==> flow/design.v <==
module ALU(Zero, ALU_Result, InputData1, InputData2, shamt, ALU_Control);
input [31:0] InputData1, InputData2;
input [4:0] shamt;
input [3:0] ALU_Control;
output Zero;
output reg [31:0] ALU_Result;
assign Zero = (ALU_Result == 0) ? 1 : 0;
always @ (*)
begin
	case(ALU_Control)
		4'd1: begin 
			ALU_Result <= InputData1+InputData2;
		       end
		4'd2: begin 
			ALU_Result <= InputData1-InputData2;
		       end
		4'd3: begin 
			ALU_Result <= InputData2 << shamt;
		       end
		4'd4: begin 
			ALU_Result <= InputData2 >> shamt;
		       end
		4'd5: begin 
			ALU_Result <= InputData1&InputData2;
		       end
		4'd6: begin 
			ALU_Result <= InputData1|InputData2;
		       end
		4'd7: begin 
			ALU_Result <= ~(InputData1|InputData2);
		       end
		4'd8: begin 
			ALU_Result <= (InputData1<InputData2)? 1 : 0;
		       end
		4'd9: begin
			ALU_Result <= (InputData1 < InputData2);
		       end
		default: ALU_Result <= 0;
	endcase
end
endmodule
module ALU_Controller(ALU_Control,ALUOP,Function);
output reg [3:0] ALU_Control;
input wire [5:0] ALUOP;
input wire [5:0] Function;
always @ (*)
begin
	ALU_Control = 4'd0;	 
	case(ALUOP)
		6'h0:  
		begin
			case(Function)
				6'h20: ALU_Control = 4'd1;	 
				6'h22: ALU_Control = 4'd2;	 
				6'h0: ALU_Control = 4'd3;	 
				6'h2: ALU_Control = 4'd4;	 
				6'h24: ALU_Control = 4'd5;	 
				6'h25: ALU_Control = 4'd6;	 
				6'h27: ALU_Control = 4'd7;	 
				6'h2B: ALU_Control = 4'd8;	 
				6'h2A: ALU_Control = 4'd9;	 
			endcase
		end
		6'h8: ALU_Control = 4'd1;	 
		6'h23: ALU_Control = 4'd1;	 
		6'h21: ALU_Control = 4'd1;	 
		6'h25: ALU_Control = 4'd1;	 
		6'h2B: ALU_Control = 4'd1;	 
		6'hC : ALU_Control = 4'd5;	 
		6'hD : ALU_Control = 4'd6;	 
		6'h4 : ALU_Control = 4'd2;	 
	endcase
end  
endmodule
module SignExtender(ExtendedValue,HalfWord,Unsigned);
output reg [31:0]ExtendedValue;
input wire [15:0]HalfWord;
input wire Unsigned;
always @ (*) begin
	ExtendedValue[15:0] <= HalfWord;
	if(Unsigned==1)
		ExtendedValue[31:16] <= 0;
	else
		ExtendedValue[31:16] <= { 16 { HalfWord[15] } };
end
endmodule
module control_unit (
			beq, shift, aluSrc, regDst, memToReg,
			regWrite, memWrite, memRead, loadFullWord, loadSigned,
			instrOpCode, instrFunct);
	input [5:0] instrOpCode, instrFunct;
	output beq, shift, aluSrc, regDst, memToReg;
	output regWrite, memWrite, memRead, loadFullWord, loadSigned;
	assign beq = (instrOpCode == 6'h4);  
	assign shift = (instrOpCode == 6'h0) & (instrFunct == 6'h0 | instrFunct == 6'h2);  
	assign aluSrc = (instrOpCode == 6'h23 | instrOpCode == 6'h2B		 
			| instrOpCode == 6'h21 | instrOpCode == 6'h25		 
			| instrOpCode == 6'h8);					 
	assign regDst = ~aluSrc;
	assign regWrite = (instrOpCode != 6'h2B & instrOpCode != 6'h4);  
	assign memWrite = (instrOpCode == 6'h2B);  
	assign memRead = (instrOpCode == 6'h23 | instrOpCode == 6'h21 | instrOpCode == 6'h25);
	assign loadFullWord = (instrOpCode == 6'h23);
	assign loadSigned = (instrOpCode == 6'h23 | instrOpCode == 6'h21);
	assign memToReg = memRead;
endmodule
module fwd_unit(fwdA, fwdB,
		instrRs_E, instrRt_E, writeReg_M, writeReg_WB, regWrite_M, regWrite_WB);
	input [4:0] instrRs_E, instrRt_E, writeReg_M, writeReg_WB;
	input regWrite_M, regWrite_WB;
	output [1:0] fwdA, fwdB;
	wire fwd_ALU_A, fwd_Full_A;
	wire fwd_ALU_B, fwd_Full_B;
	wire fwd_ALU, fwd_Full;
	assign fwdA = { fwd_ALU_A, fwd_Full_A };
	assign fwdB = { fwd_ALU_B, fwd_Full_B };
	assign fwd_ALU = regWrite_M & (writeReg_M != 5'd0);
	assign fwd_Full = regWrite_WB & (writeReg_WB != 5'd0);
	assign fwd_ALU_A = fwd_ALU & (instrRs_E == writeReg_M);
	assign fwd_ALU_B = fwd_ALU & (instrRt_E == writeReg_M);
	assign fwd_Full_A = fwd_Full & (instrRs_E == writeReg_WB) & ~fwd_ALU_A;
	assign fwd_Full_B = fwd_Full & (instrRt_E == writeReg_WB) & ~fwd_ALU_B;
endmodule
module mux_4_x_32 (out, in0, in1, in2, in3, defaultWire, sel);
	input [1:0] sel;
	input [31:0] in0, in1, in2, in3, defaultWire;
	output reg [31:0] out;
	always @(*) begin
		case (sel)
			00: out <= in0;
			01: out <= in1;
			10: out <= in2;
			11: out <= in3;
			default: out <= defaultWire;
		endcase
	end
endmodule
module register_32 (wordOut, wordIn, write, reset, clk);
	input write, reset, clk;
	input [31:0] wordIn;
	output reg [31:0] wordOut;
	always @(posedge clk, posedge reset) begin
		if(reset) wordOut <= 32'd0;
		else if(write) wordOut <= wordIn;
	end
endmodule
module register_5 (wordOut, wordIn, write, reset, clk);
	input write, reset, clk;
	input [4:0] wordIn;
	output reg [4:0] wordOut;
	always @(posedge clk, posedge reset) begin
		if(reset) wordOut <= 4'd0;
		else if(write) wordOut <= wordIn;
	end
endmodule
module D_FlipFlop (bitOut, bitIn, write, reset, clk);
	input write, reset, clk;
	input bitIn;
	output reg bitOut;
	always @(posedge clk, posedge reset) begin
		if(reset) bitOut <= 1'd0;
		else if(write) bitOut <= bitIn;
	end
endmodule
module IF_ID_ppreg (instrOut, pcPlus4Out, instrIn, pcPlus4In, write, reset, clk);
	input write, reset, clk;
	input [31:0] instrIn, pcPlus4In;
	output [31:0] instrOut, pcPlus4Out;
	register_32 instrReg (instrOut, instrIn, write, reset, clk);
	register_32 pcPlus4Reg (pcPlus4Out, pcPlus4In, write, reset, clk);
endmodule
module ID_EXE_ppreg (
	pcPlus4Out, pcPlus4In, syscallOut, syscallIn,
	instrRsOut, instrRsIn, instrRtOut, instrRtIn, instrRdOut, instrRdIn,
	imm32Out, imm32In, shamtOut, shamtIn,
	regData1Out, regData1In, regData2Out, regData2In,
	aluOpOut, aluOpIn, aluSrcOut, aluSrcIn, shiftOut, shiftIn,
	regDstOut, regDstIn, regWriteOut, regWriteIn,
	branchOut, branchIn, memToRegOut, memToRegIn,
	memWriteOut, memWriteIn, memReadOut, memReadIn,
	loadFullWordOut, loadFullWordIn, loadSignedOut, loadSignedIn,
	write, reset, clk);
	input write, reset, clk;
	input [31:0] pcPlus4In, imm32In, regData1In, regData2In;
	input [4:0] instrRsIn, instrRtIn, instrRdIn, shamtIn;
	input [3:0] aluOpIn;
	input aluSrcIn, shiftIn, regDstIn, regWriteIn, branchIn, memToRegIn;
	input memWriteIn, memReadIn, loadFullWordIn, loadSignedIn;
	input syscallIn;
	output [31:0] pcPlus4Out, imm32Out, regData1Out, regData2Out;
	output [4:0] instrRsOut, instrRtOut, instrRdOut, shamtOut;
	output [3:0] aluOpOut;
	output aluSrcOut, shiftOut, regDstOut, regWriteOut, branchOut, memToRegOut;
	output memWriteOut, memReadOut, loadFullWordOut, loadSignedOut;
	output syscallOut;
	wire [4:0] aluOpIn5, aluOpOut5;
	assign aluOpOut = aluOpOut5[3:0];
	assign aluOpIn5 = { 1'd0, aluOpIn };
	register_32 pcPlus4Reg (pcPlus4Out, pcPlus4In, write, reset, clk);
	register_32 imm32Reg (imm32Out, imm32In, write, reset, clk);
	register_32 regData1Reg (regData1Out, regData1In, write, reset, clk);
	register_32 regData2Reg (regData2Out, regData2In, write, reset, clk);
	register_5 instrRsReg (instrRsOut, instrRsIn, write, reset, clk);
	register_5 instrRtReg (instrRtOut, instrRtIn, write, reset, clk);
	register_5 instrRdReg (instrRdOut, instrRdIn, write, reset, clk);
	register_5 shamtReg (shamtOut, shamtIn, write, reset, clk);
	register_5 aluOpReg (aluOpOut5, aluOpIn5, write, reset, clk);
	D_FlipFlop aluSrcFF	(aluSrcOut, aluSrcIn, write, reset, clk);
	D_FlipFlop shiftFF	(shiftOut, shiftIn, write, reset, clk);
	D_FlipFlop regDstFF	(regDstOut, regDstIn, write, reset, clk);
	D_FlipFlop regWriteFF	(regWriteOut, regWriteIn, write, reset, clk);
	D_FlipFlop branchFF	(branchOut, branchIn, write, reset, clk);
	D_FlipFlop memToRegFF	(memToRegOut, memToRegIn, write, reset, clk);
	D_FlipFlop memWriteFF	(memWriteOut, memWriteIn, write, reset, clk);
	D_FlipFlop memReadFF	(memReadOut, memReadIn, write, reset, clk);
	D_FlipFlop loadFullWord	(loadFullWordOut, loadFullWordIn, write, reset, clk);
	D_FlipFlop loadSignedFF	(loadSignedOut, loadSignedIn, write, reset, clk);
	D_FlipFlop syscallFF	(syscallOut, syscallIn, write, reset, clk);
endmodule
module EXE_MEM_ppreg (
	syscallOut, syscallIn,
	regData2Out, regData2In, aluResultOut, aluResultIn,
	writeRegOut, writeRegIn,
	regWriteOut, regWriteIn, memToRegOut, memToRegIn,
	memWriteOut, memWriteIn, memReadOut, memReadIn,
	loadFullWordOut, loadFullWordIn, loadSignedOut, loadSignedIn,
	write, reset, clk);
	input write, reset, clk;
	input [31:0] regData2In, aluResultIn;
	input [4:0] writeRegIn;
	input regWriteIn, memToRegIn;
	input memWriteIn, memReadIn, loadFullWordIn, loadSignedIn;
	input syscallIn;
	output [31:0] regData2Out, aluResultOut;
	output [4:0] writeRegOut;
	output regWriteOut, memToRegOut;
	output memWriteOut, memReadOut, loadFullWordOut, loadSignedOut;
	output syscallOut;
	register_32 regData2Reg (regData2Out, regData2In, write, reset, clk);
	register_32 aluResultReg (aluResultOut, aluResultIn, write, reset, clk);
	register_5 writeRegReg (writeRegOut, writeRegIn, write, reset, clk);
	D_FlipFlop regWriteFF	(regWriteOut, regWriteIn, write, reset, clk);
	D_FlipFlop memToRegFF	(memToRegOut, memToRegIn, write, reset, clk);
	D_FlipFlop memWriteFF	(memWriteOut, memWriteIn, write, reset, clk);
	D_FlipFlop memReadFF	(memReadOut, memReadIn, write, reset, clk);
	D_FlipFlop loadFullWord	(loadFullWordOut, loadFullWordIn, write, reset, clk);
	D_FlipFlop loadSignedFF	(loadSignedOut, loadSignedIn, write, reset, clk);
	D_FlipFlop syscallFF	(syscallOut, syscallIn, write, reset, clk);
endmodule
module MEM_WB_ppreg (
	syscallOut, syscallIn,
	memDataOut, memDataIn, aluResultOut, aluResultIn,
	writeRegOut, writeRegIn,
	regWriteOut, regWriteIn, memToRegOut, memToRegIn,
	write, reset, clk);
	input write, reset, clk;
	input [31:0] memDataIn, aluResultIn;
	input [4:0] writeRegIn;
	input regWriteIn, memToRegIn;
	input syscallIn;
	output [31:0] memDataOut, aluResultOut;
	output [4:0] writeRegOut;
	output regWriteOut, memToRegOut;
	output syscallOut;
	register_32 memDataReg (memDataOut, memDataIn, write, reset, clk);
	register_32 aluResultReg (aluResultOut, aluResultIn, write, reset, clk);
	register_5 writeRegReg (writeRegOut, writeRegIn, write, reset, clk);
	D_FlipFlop regWriteFF	(regWriteOut, regWriteIn, write, reset, clk);
	D_FlipFlop memToRegFF	(memToRegOut, memToRegIn, write, reset, clk);
	D_FlipFlop syscallFF	(syscallOut, syscallIn, write, reset, clk);
endmodule
module RegisterFile(ReadData1,ReadData2,ReadReg1,ReadReg2,WriteReg,WriteData,RegWriteSignal,clk);
    input [4:0] ReadReg1, ReadReg2, WriteReg;
    input [31:0] WriteData;
    input clk, RegWriteSignal;
    output [31:0] ReadData1, ReadData2;
    reg [31:0] Registers[31:0];
	assign ReadData1 = (ReadReg1 == 0) ? 32'd0 : Registers[ReadReg1];
	assign ReadData2 = (ReadReg2 == 0) ? 32'd0 : Registers[ReadReg2];
    always @ (posedge clk)
    begin
        if(RegWriteSignal==1)
            Registers[WriteReg] <= WriteData; 
    end
endmodule
module mips_core (
	input         clk,
	input         rst,           
	output [31:0] imem_addr,     
	input  [31:0] imem_rdata,    
	output [31:0] dmem_addr,     
	output [31:0] dmem_wdata,    
	output        dmem_we,       
	input  [31:0] dmem_rdata,    
	output        halt           
);
	wire pipeReset = rst;
	wire pipeWrite = 1'b1;
	wire syscall_D, syscall_E, syscall_M, syscall_W;
	wire [31:0] pcValue, pcNext;
	wire [31:0] pcPlus4_F, pcPlus4_D, pcPlus4_E;
	wire [31:0] pcOffsetNextInst_E;
	wire pcSrc;
	wire [31:0] instruction, instruction_D;
	wire [5:0] instrOpCode, instrFunct;
	wire [15:0] instrImm;
	wire [4:0] instrRs, instrRs_E;
	wire [4:0] instrRt, instrRt_E;
	wire [4:0] instrRd, instrRd_E;
	wire [4:0] instrShamt;
	wire [31:0] imm32_D, imm32_E;
	wire [31:0] regData1, regData1_E;
	wire [31:0] regData2, regData2_E, regData2_M;
	wire [31:0] writeData;
	wire [4:0] readReg1, readReg2;
	wire [4:0] writeReg_E, writeReg_M, writeReg;
	wire regWrite_D, regWrite_E, regWrite_M, regWrite;
	wire [31:0] aluOprd1, aluOprd2_FWD, aluOprd2;
	wire [4:0] aluShamt;
	wire [3:0] aluOp_D, aluOp;
	wire [31:0] aluResult, aluResult_M, aluResult_W;
	wire aluZero;
	wire [31:0] memDataOut, memDataOut_W;
	wire memWrite_D, memRead_D, loadFullWord_D, loadSigned_D;
	wire memWrite_E, memRead_E, loadFullWord_E, loadSigned_E;
	wire memWrite_M, memRead_M, loadFullWord_M, loadSigned_M;
	wire branch_D, aluSrc_D, regDst_D;
	wire branch_E, aluSrc_E, regDst_E;
	wire memToReg_D, memToReg_E, memToReg_M, memToReg_W;
	wire shift_D, shift_E;
	wire [1:0] fwdA, fwdB;
	assign pcPlus4_F = pcValue + 4;
	assign pcOffsetNextInst_E = pcPlus4_E + (imm32_E << 2);
	assign pcSrc = branch_E & aluZero;
	assign pcNext = pcSrc ? pcOffsetNextInst_E : pcPlus4_F;
	assign imem_addr = pcValue;
	assign instruction = imem_rdata;
	assign instrOpCode = instruction_D[31:26];
	assign instrRs = instruction_D[25:21];
	assign instrRt = instruction_D[20:16];
	assign instrRd = instruction_D[15:11];
	assign instrFunct = instruction_D[5:0];
	assign instrShamt = instruction_D[10:6];
	assign instrImm = instruction_D[15:0];
	assign syscall_D = (instruction_D == 32'h0000000c);
	SignExtender offsetSignExtender (imm32_D, instrImm, 1'b0);
	assign readReg1 = instrRs;
	assign readReg2 = instrRt;
	assign aluOprd2 = aluSrc_E ? imm32_E : aluOprd2_FWD;
	mux_4_x_32 aluOprd1_fwdMux (aluOprd1, regData1_E, writeData, aluResult_M, 32'd0, regData1_E, fwdA);
	mux_4_x_32 aluOprd2_fwdMux (aluOprd2_FWD, regData2_E, writeData, aluResult_M, 32'd0, regData2_E, fwdB);
	assign writeReg_E = regDst_E ? instrRd_E : instrRt_E;
	assign dmem_addr = aluResult_M;
	assign dmem_wdata = regData2_M;
	assign dmem_we = memWrite_M;
	assign memDataOut[15:0] = dmem_rdata[15:0];
	assign memDataOut[31:16] = loadFullWord_M ? dmem_rdata[31:16] :
				   loadSigned_M ? {16{dmem_rdata[15]}} : 16'd0;
	assign writeData = memToReg_W ? memDataOut_W : aluResult_W;
	assign halt = syscall_W;
	register_32	PC (pcValue, pcNext, pipeWrite, pipeReset, clk);
	RegisterFile	reg_file (regData1, regData2, readReg1, readReg2, writeReg, writeData, regWrite, clk);
	ALU		alu (aluZero, aluResult, aluOprd1, aluOprd2, aluShamt, aluOp);
	ALU_Controller	aluControl (aluOp_D, instrOpCode, instrFunct);
	control_unit	CU (branch_D, shift_D, aluSrc_D, regDst_D, memToReg_D, regWrite_D,
				memWrite_D, memRead_D, loadFullWord_D, loadSigned_D,
				instrOpCode, instrFunct);
	fwd_unit	FU (fwdA, fwdB, instrRs_E, instrRt_E, writeReg_M, writeReg, regWrite_M, regWrite);
	IF_ID_ppreg IF_ID (instruction_D, pcPlus4_D, instruction, pcPlus4_F, pipeWrite, pipeReset, clk);
	ID_EXE_ppreg ID_EXE (
		pcPlus4_E, pcPlus4_D, syscall_E, syscall_D,
		instrRs_E, instrRs, instrRt_E, instrRt, instrRd_E, instrRd,
		imm32_E, imm32_D, aluShamt, instrShamt,
		regData1_E, regData1, regData2_E, regData2,
		aluOp, aluOp_D, aluSrc_E, aluSrc_D, shift_E, shift_D,
		regDst_E, regDst_D, regWrite_E, regWrite_D, branch_E, branch_D, memToReg_E, memToReg_D,
		memWrite_E, memWrite_D, memRead_E, memRead_D,
		loadFullWord_E, loadFullWord_D, loadSigned_E, loadSigned_D,
		pipeWrite, pipeReset, clk);
	EXE_MEM_ppreg EXE_MEM (
		syscall_M, syscall_E,
		regData2_M, regData2_E, aluResult_M, aluResult,
		writeReg_M, writeReg_E,
		regWrite_M, regWrite_E, memToReg_M, memToReg_E,
		memWrite_M, memWrite_E, memRead_M, memRead_E,
		loadFullWord_M, loadFullWord_E, loadSigned_M, loadSigned_E,
		pipeWrite, pipeReset, clk);
	MEM_WB_ppreg MEM_WB (
		syscall_W, syscall_M,
		memDataOut_W, memDataOut, aluResult_W, aluResult_M,
		writeReg, writeReg_M,
		regWrite, regWrite_M, memToReg_W, memToReg_M,
		pipeWrite, pipeReset, clk);
endmodule
### Tool chain data of mips_core

What the tools print for mips_core, step after step.
Line numbers count from 1 in the design file above.
Operators carry their Yosys type and port widths (W data, S select, Z words).
Library cell names are shortened.
Not given: n/a

| design | value |
|---|---|
| top module | mips_core |
| clock port | clk |
| library | sky130hd |
| timing corner | tt_025C_1v80 |

### Word level

Counts by Yosys on the flattened word-level netlist (proc, flatten, opt, wreduce; memories kept). Register bits leave out memories and registers merged into their read ports (data or address); mux counts leave out enables and synchronous resets folded into registers. Print and check cells are left out.
Memory sizes are those after Yosys's memory passes, which may raise the word count (mostly to a power of two), join words into wider ones and drop unused or constant bits.

| word-level totals | value |
|---|---|
| input port bits | 66 |
| register bits after elaboration | 388 |
| memories | 1 |
| RAM bits | 1024 |
| output and inout port bits | 98 |

| cells by class | value |
|---|---|
| $add $sub $neg | 4 |
| shift operators | 2 |
| bitwise gates (word level) | 22 |
| eq/ne operators | 34 |
| reductions and logical operators | 8 |
| muxes and demuxes | 18 |
| $lt $le $gt $ge | 2 |

Memory list:

| name | depth | bits a word | read ports | write ports | line | text |
|---|---|---|---|---|---|---|
| reg_file.Registers | 32 | 32 | 2 | 1 | 277 | `reg [31:0] Registers[31:0];` |

Operators with widths:

| operator | count |
|---|---|
| $pmux W32 S9 | 1 |
| $mux W32 | 8 |
| $eq A6 B6 Y1 const B | 11 |
| $add A32 B32 Y32 | 2 |
| $lt A32 B32 Y1 | 2 |
| $pmux W4 S9 | 1 |
| $add A32 B3 Y32 const B | 1 |
| $sub A32 B32 Y32 | 1 |
| $and A32 B32 Y32 | 1 |
| $or A32 B32 Y32 | 1 |
| $eq A32 B4 Y1 const B | 1 |
| $shl A32 B5 Y32 | 1 |
| $shr A32 B5 Y32 | 1 |
| $not A32 Y32 | 1 |
| $logic_not A32 Y1 | 1 |
| $mux W16 | 2 |
| $eq A5 B5 Y1 | 4 |
| $pmux W4 S5 | 1 |
| $eq A6 B4 Y1 const B | 3 |
| $eq A4 B3 Y1 const B | 4 |
| $logic_not A6 Y1 | 2 |
| $and A1 B1 Y1 | 10 |
| $logic_not A5 Y1 | 2 |
| $reduce_bool A5 Y1 | 2 |
| $mux W5 | 2 |
| $eq A4 B2 Y1 const B | 2 |
| $eq A4 B4 Y1 const B | 2 |
| $or A1 B1 Y1 | 6 |

Other operator kinds: 9; their cells: 14.

### Logic depth

Longest topological path by Yosys (ltp), each cell counted once; first at word level (registers and memories cut), then after technology mapping (sequential cells cut; the memories' decode and read muxes count).

| depth | value |
|---|---|
| depth after elaboration | 15 |
| ABC_AREA | 1 |
| gate-level depth with buffers | 40 |
| mapped depth without buffers | 38 |

### Mapped cells and area

Source: synth_stat.txt of the flow (Yosys; design flattened, memories mapped). It holds for the ABC_AREA given above (unset counts as 0); a run with the other value may have another netlist.
The area totals of this step are shown rounded.

Cell types:

| type | count | total area (µm²) |
|---|---|---|
| edfxtp_1 | 1024 | 3.07E+04 |
| dfrtp_1 | 378 | 9.46E+03 |
| o21ai_0 | 1187 | 5.94E+03 |
| nor2_1 | 1300 | 4879.68 |
| o221ai_1 | 388 | 3.4E+03 |
| nand3_1 | 657 | 3.29E+03 |
| nand2_1 | 697 | 2.62E+03 |
| clkbuf_1 | 455 | 1.71E+03 |
| ha_1 | 131 | 1.64E+03 |
| a21oi_1 | 258 | 1.29E+03 |
| inv_1 | 337 | 1.26E+03 |
| o22ai_1 | 99 | 619.344 |
| nand3_2 | 54 | 540.518 |
| nand2_2 | 84 | 525.504 |
| a31oi_1 | 79 | 494.224 |
| xor2_1 | 48 | 420.403 |
| mux2_2 | 32 | 360.346 |
| a221oi_1 | 29 | 253.994 |

Other cell types: 41; their cells: 402.

| synthesis totals | value |
|---|---|
| buffers | 568 |
| mapped cells | 7639 |
| sequential part of the area | 40200 µm² |
| flip-flops | 1402 |
| chip area (Yosys) | 72200 µm² |

### Timing after synthesis

OpenSTA on the mapped netlist: ideal clock, no wires. The path of least setup slack (recovery checks aside). Input and output delay are each 20% of the period. Register names are those of the netlist, which keeps one name where synthesis merged equal registers.

| timing path post-synthesis | value |
|---|---|
| path type | reg-to-reg |
| from | register MEM_WB.writeRegReg.wordOut[2] |
| to | register PC.wordOut[8] |
| clock period | 10000 ps |
| path slack | 5553 ps |
| driving pins on the path | 37 |
| buffers on the path | 3 |
| path delay | 4447 ps |
| required time | 9883 ps |
| library setup time | 117 ps |
| launch time at the first pin | 0 ps |
| arrival | 4330 ps |
| period reached after synthesis | 4447 ps |

"path delay" = arrival - input delay + setup time.
"driving pins on the path": output pins that drive a net of the path, with the launching flip-flop's if there is one; two outputs of one cell count as two.
"period reached after synthesis" = period - worst setup slack (recovery checks aside). The figure is calculated, with input and output delays left at 20% of the set period.
The rows between start and end are the longest chain of elaborated cells between them; the timing report does not say that the signal goes this way. Where chains are equally long, one stands for them.
Each line given opens the expression or statement behind the cell; cells for indexed reads and writes are added by Yosys, which also makes memories of some case tables.

| on the way, post-synthesis | value |
|---|---|
| cell sequence | dfrtp_1 > buf_4 > inv_2 > nand3_2 > o21ai_2 > nor4_1 > nand2_1 > clkinv_1 > clkbuf_1 > o21ai_0 > inv_1 > fa_1 > inv_1 > nand3_1 > nand2_1 > inv_2 > nor2_1 > nor2_1 > o21ai_1 > nand2_1 > nand2_1 > inv_1 > o21ai_1 > nand3_1 > o211ai_1 > nand2_1 > nand2_1 > nor2_1 > nor2_1 > nand2_1 > nor2_1 > nand2_1 > nor2_1 > nand3_2 > buf_2 > nand2_1 > nand2_1 |
| length of the longest elaborated chain | 14 |
| elaborated cells between the ends (all ways) | 28 |
| classes of those cells | add/sub (2); compare (2); eq/ne (4); shift (2); mux (7); logic (9); reduce/logical (2) |

RTL lines, path post-synthesis:

| item | line | text |
|---|---|---|
| from (decl) | 150 | `output reg [4:0] wordOut;` |
| from (assign) | 152 | `if(reset) wordOut <= 4'd0;` |
| from (assign) | 153 | `else if(write) wordOut <= wordIn;` |
| $reduce_bool A5 Y1 | 118 | `assign fwd_Full = regWrite_WB & (writeReg_WB != 5'd0);` |
| $and A1 B1 Y1 | 118 |  |
| $and A1 B1 Y1 (2 in a row) | 122 | `assign fwd_Full_B = fwd_Full & (instrRt_E == writeReg_WB) & ~fwd_ALU_B;` |
| $eq A2 B1 Y1 | 129 | `case (sel)` |
| $mux W32 | 129 |  |
| $mux W32 | 349 | `assign aluOprd2 = aluSrc_E ? imm32_E : aluOprd2_FWD;` |
| $or A32 B32 Y32 | 30 | `ALU_Result <= ~(InputData1\|InputData2);` |
| $not A32 Y32 | 30 |  |
| $pmux W32 S9 | 10 | `case(ALU_Control)` |
| $logic_not A32 Y1 | 7 | `assign Zero = (ALU_Result == 0) ? 1 : 0;` |
| $mux W1 | 7 |  |
| $and A1 B1 Y1 | 334 | `assign pcSrc = branch_E & aluZero;` |
| $mux W32 | 335 | `assign pcNext = pcSrc ? pcOffsetNextInst_E : pcPlus4_F;` |
| to (assign) | 143 | `if(reset) wordOut <= 32'd0;` |
| to (assign) | 144 | `else if(write) wordOut <= wordIn;` |
| to (decl) | 141 | `output reg [31:0] wordOut;` |

Nets of the timed path that keep an RTL name, with a line that drives or declares them; the list need not be complete.

Nets with RTL names, path post-synthesis:

| net | line |
|---|---|
| EXE_MEM.aluResultIn[28] | 10 |

### Worst path after layout

Path of least setup slack in the final report of stored run 3 (OpenROAD, finished layout, wires in). Where an end is a register, its clock arrival counts in the times.
The report prints the path's times to 10 ps; the period is as set.

| timing path post-layout | value |
|---|---|
| path type | reg-to-reg |
| from | register MEM_WB.writeRegReg.wordOut[2] |
| to | register PC.wordOut[16] |
| launch time at the first pin | 840 ps |
| path slack | 2550 ps |
| library setup time | 100 ps |
| arrival | 8190 ps |
| driving pins on the path | 30 |
| required time | 10740 ps |
| buffers on the path | 4 |
| clock period | 10000 ps |

The rows between start and end are the longest chain of elaborated cells between them; the timing report does not say that the signal goes this way. Where chains are equally long, one stands for them.

| on the way, post-layout | value |
|---|---|
| cell sequence | dfrtp_1 > buf_4 > inv_2 > nand3_2 > o21ai_2 > nor4_1 > nand2_1 > clkinv_1 > clkbuf_1 > o21ai_0 > ha_1 > clkbuf_1 > o21ai_0 > a21oi_1 > o21ai_0 > nand2_1 > nand3_1 > a21o_1 > o21ai_0 > nand2_1 > nand3b_1 > nor2_2 > nand2_1 > nor2_1 > nand2_1 > nor2_1 > nand3_2 > buf_2 > nand2_1 > nand2_1 |
| length of the longest elaborated chain | 14 |
| elaborated cells between the ends (all ways) | 28 |
| classes of those cells | add/sub (2); compare (2); eq/ne (4); shift (2); mux (7); logic (9); reduce/logical (2) |

RTL lines, path post-layout:

| item | line | text |
|---|---|---|
| from (decl) | 150 | `output reg [4:0] wordOut;` |
| from (assign) | 152 | `if(reset) wordOut <= 4'd0;` |
| from (assign) | 153 | `else if(write) wordOut <= wordIn;` |
| $reduce_bool A5 Y1 | 118 | `assign fwd_Full = regWrite_WB & (writeReg_WB != 5'd0);` |
| $and A1 B1 Y1 | 118 |  |
| $and A1 B1 Y1 (2 in a row) | 122 | `assign fwd_Full_B = fwd_Full & (instrRt_E == writeReg_WB) & ~fwd_ALU_B;` |
| $eq A2 B1 Y1 | 129 | `case (sel)` |
| $mux W32 | 129 |  |
| $mux W32 | 349 | `assign aluOprd2 = aluSrc_E ? imm32_E : aluOprd2_FWD;` |
| $lt A32 B32 Y1 | 33 | `ALU_Result <= (InputData1<InputData2)? 1 : 0;` |
| $mux W1 | 33 |  |
| $pmux W32 S9 | 10 | `case(ALU_Control)` |
| $logic_not A32 Y1 | 7 | `assign Zero = (ALU_Result == 0) ? 1 : 0;` |
| $mux W1 | 7 |  |
| $and A1 B1 Y1 | 334 | `assign pcSrc = branch_E & aluZero;` |
| $mux W32 | 335 | `assign pcNext = pcSrc ? pcOffsetNextInst_E : pcPlus4_F;` |
| to (assign) | 143 | `if(reset) wordOut <= 32'd0;` |
| to (assign) | 144 | `else if(write) wordOut <= wordIn;` |
| to (decl) | 141 | `output reg [31:0] wordOut;` |

Top module mips_core; platform sky130hd; tools Yosys and OpenROAD; 3 stored runs in no particular order. Input and output delays are each 20% of the period that was set; the output load is 0.01 pF.
By "period achieved" is meant the clock period of the run minus its worst setup slack. This is arithmetic on one report: input and output delays are still those of the set period (20% each).
"time used up by the worst setup path" = time allowed to the worst setup path (clock period - input delay - output delay, where it has them) - its slack; a late launch clock adds to it, a late capture clock takes from it.
"total power after layout" is the tool's figure for a default switching activity; nothing was simulated.
"time used up by the worst setup path" is given in steps of 10 ps.
The measured numbers are rounded.
A setting shown as - is not set for that run.
A result given as - is not shown for that run.

| stored run | ABC_AREA | CELL_PAD_IN_SITES_DETAIL_PLACEMENT | CORE_UTILIZATION | CTS_CLUSTER_SIZE | GPL_ROUTABILITY_DRIVEN | MAX_ROUTING_LAYER | SETUP_SLACK_MARGIN | period_ns | CAP_MARGIN | CORE_MARGIN | SLEW_MARGIN | CELL_PAD_IN_SITES_GLOBAL_PLACEMENT | CORE_ASPECT_RATIO | GPL_TIMING_DRIVEN | PLACE_DENSITY_LB_ADDON | chip area after synthesis (Yosys) (µm²) | overall die area (µm²) | standard-cell area after routing (µm²) | utilization in the final report | lowest setup slack (ps) | total negative slack on setup checks (ps) | final worst hold slack (ps) | total power after layout (mW) | period achieved (ps) | time used up by the worst setup path (ps) | critical path type |
|---|---|---|---|---|---|---|---|---|---|---|---|---|---|---|---|---|---|---|---|---|---|---|---|---|---|---|
| stored run 1 | 1 | 2 | 61 | 63 | 0 | met5 | -0.51 | 8.99 | 20 | 2 | 20 | - | - | - | - | - | - | - | - | - | - | - | - | - | - | - |
| stored run 2 | 1 | 2 | 63 | - | 0 | met5 | -0.01 | 11.1 | 20 | 6 | 25 | 2 | 0.7 | 0 | 0.14 | - | - | - | - | - | - | - | - | - | - | - |
| stored run 3 | 1 | - | 40 | - | - | met4 | - | 10.0 | 20 | 6 | 20 | 2 | 1.25 | 0 | - | 72200 | 191000 | 84900 | 0.476 | 2550 | 0 | 343 | 16.4 | 7453 | 7450 | reg-to-reg |

Stored run 1: no final report: placement broke off with DPL-0033
Stored run 2: no final report: placement broke off with FLW-0024
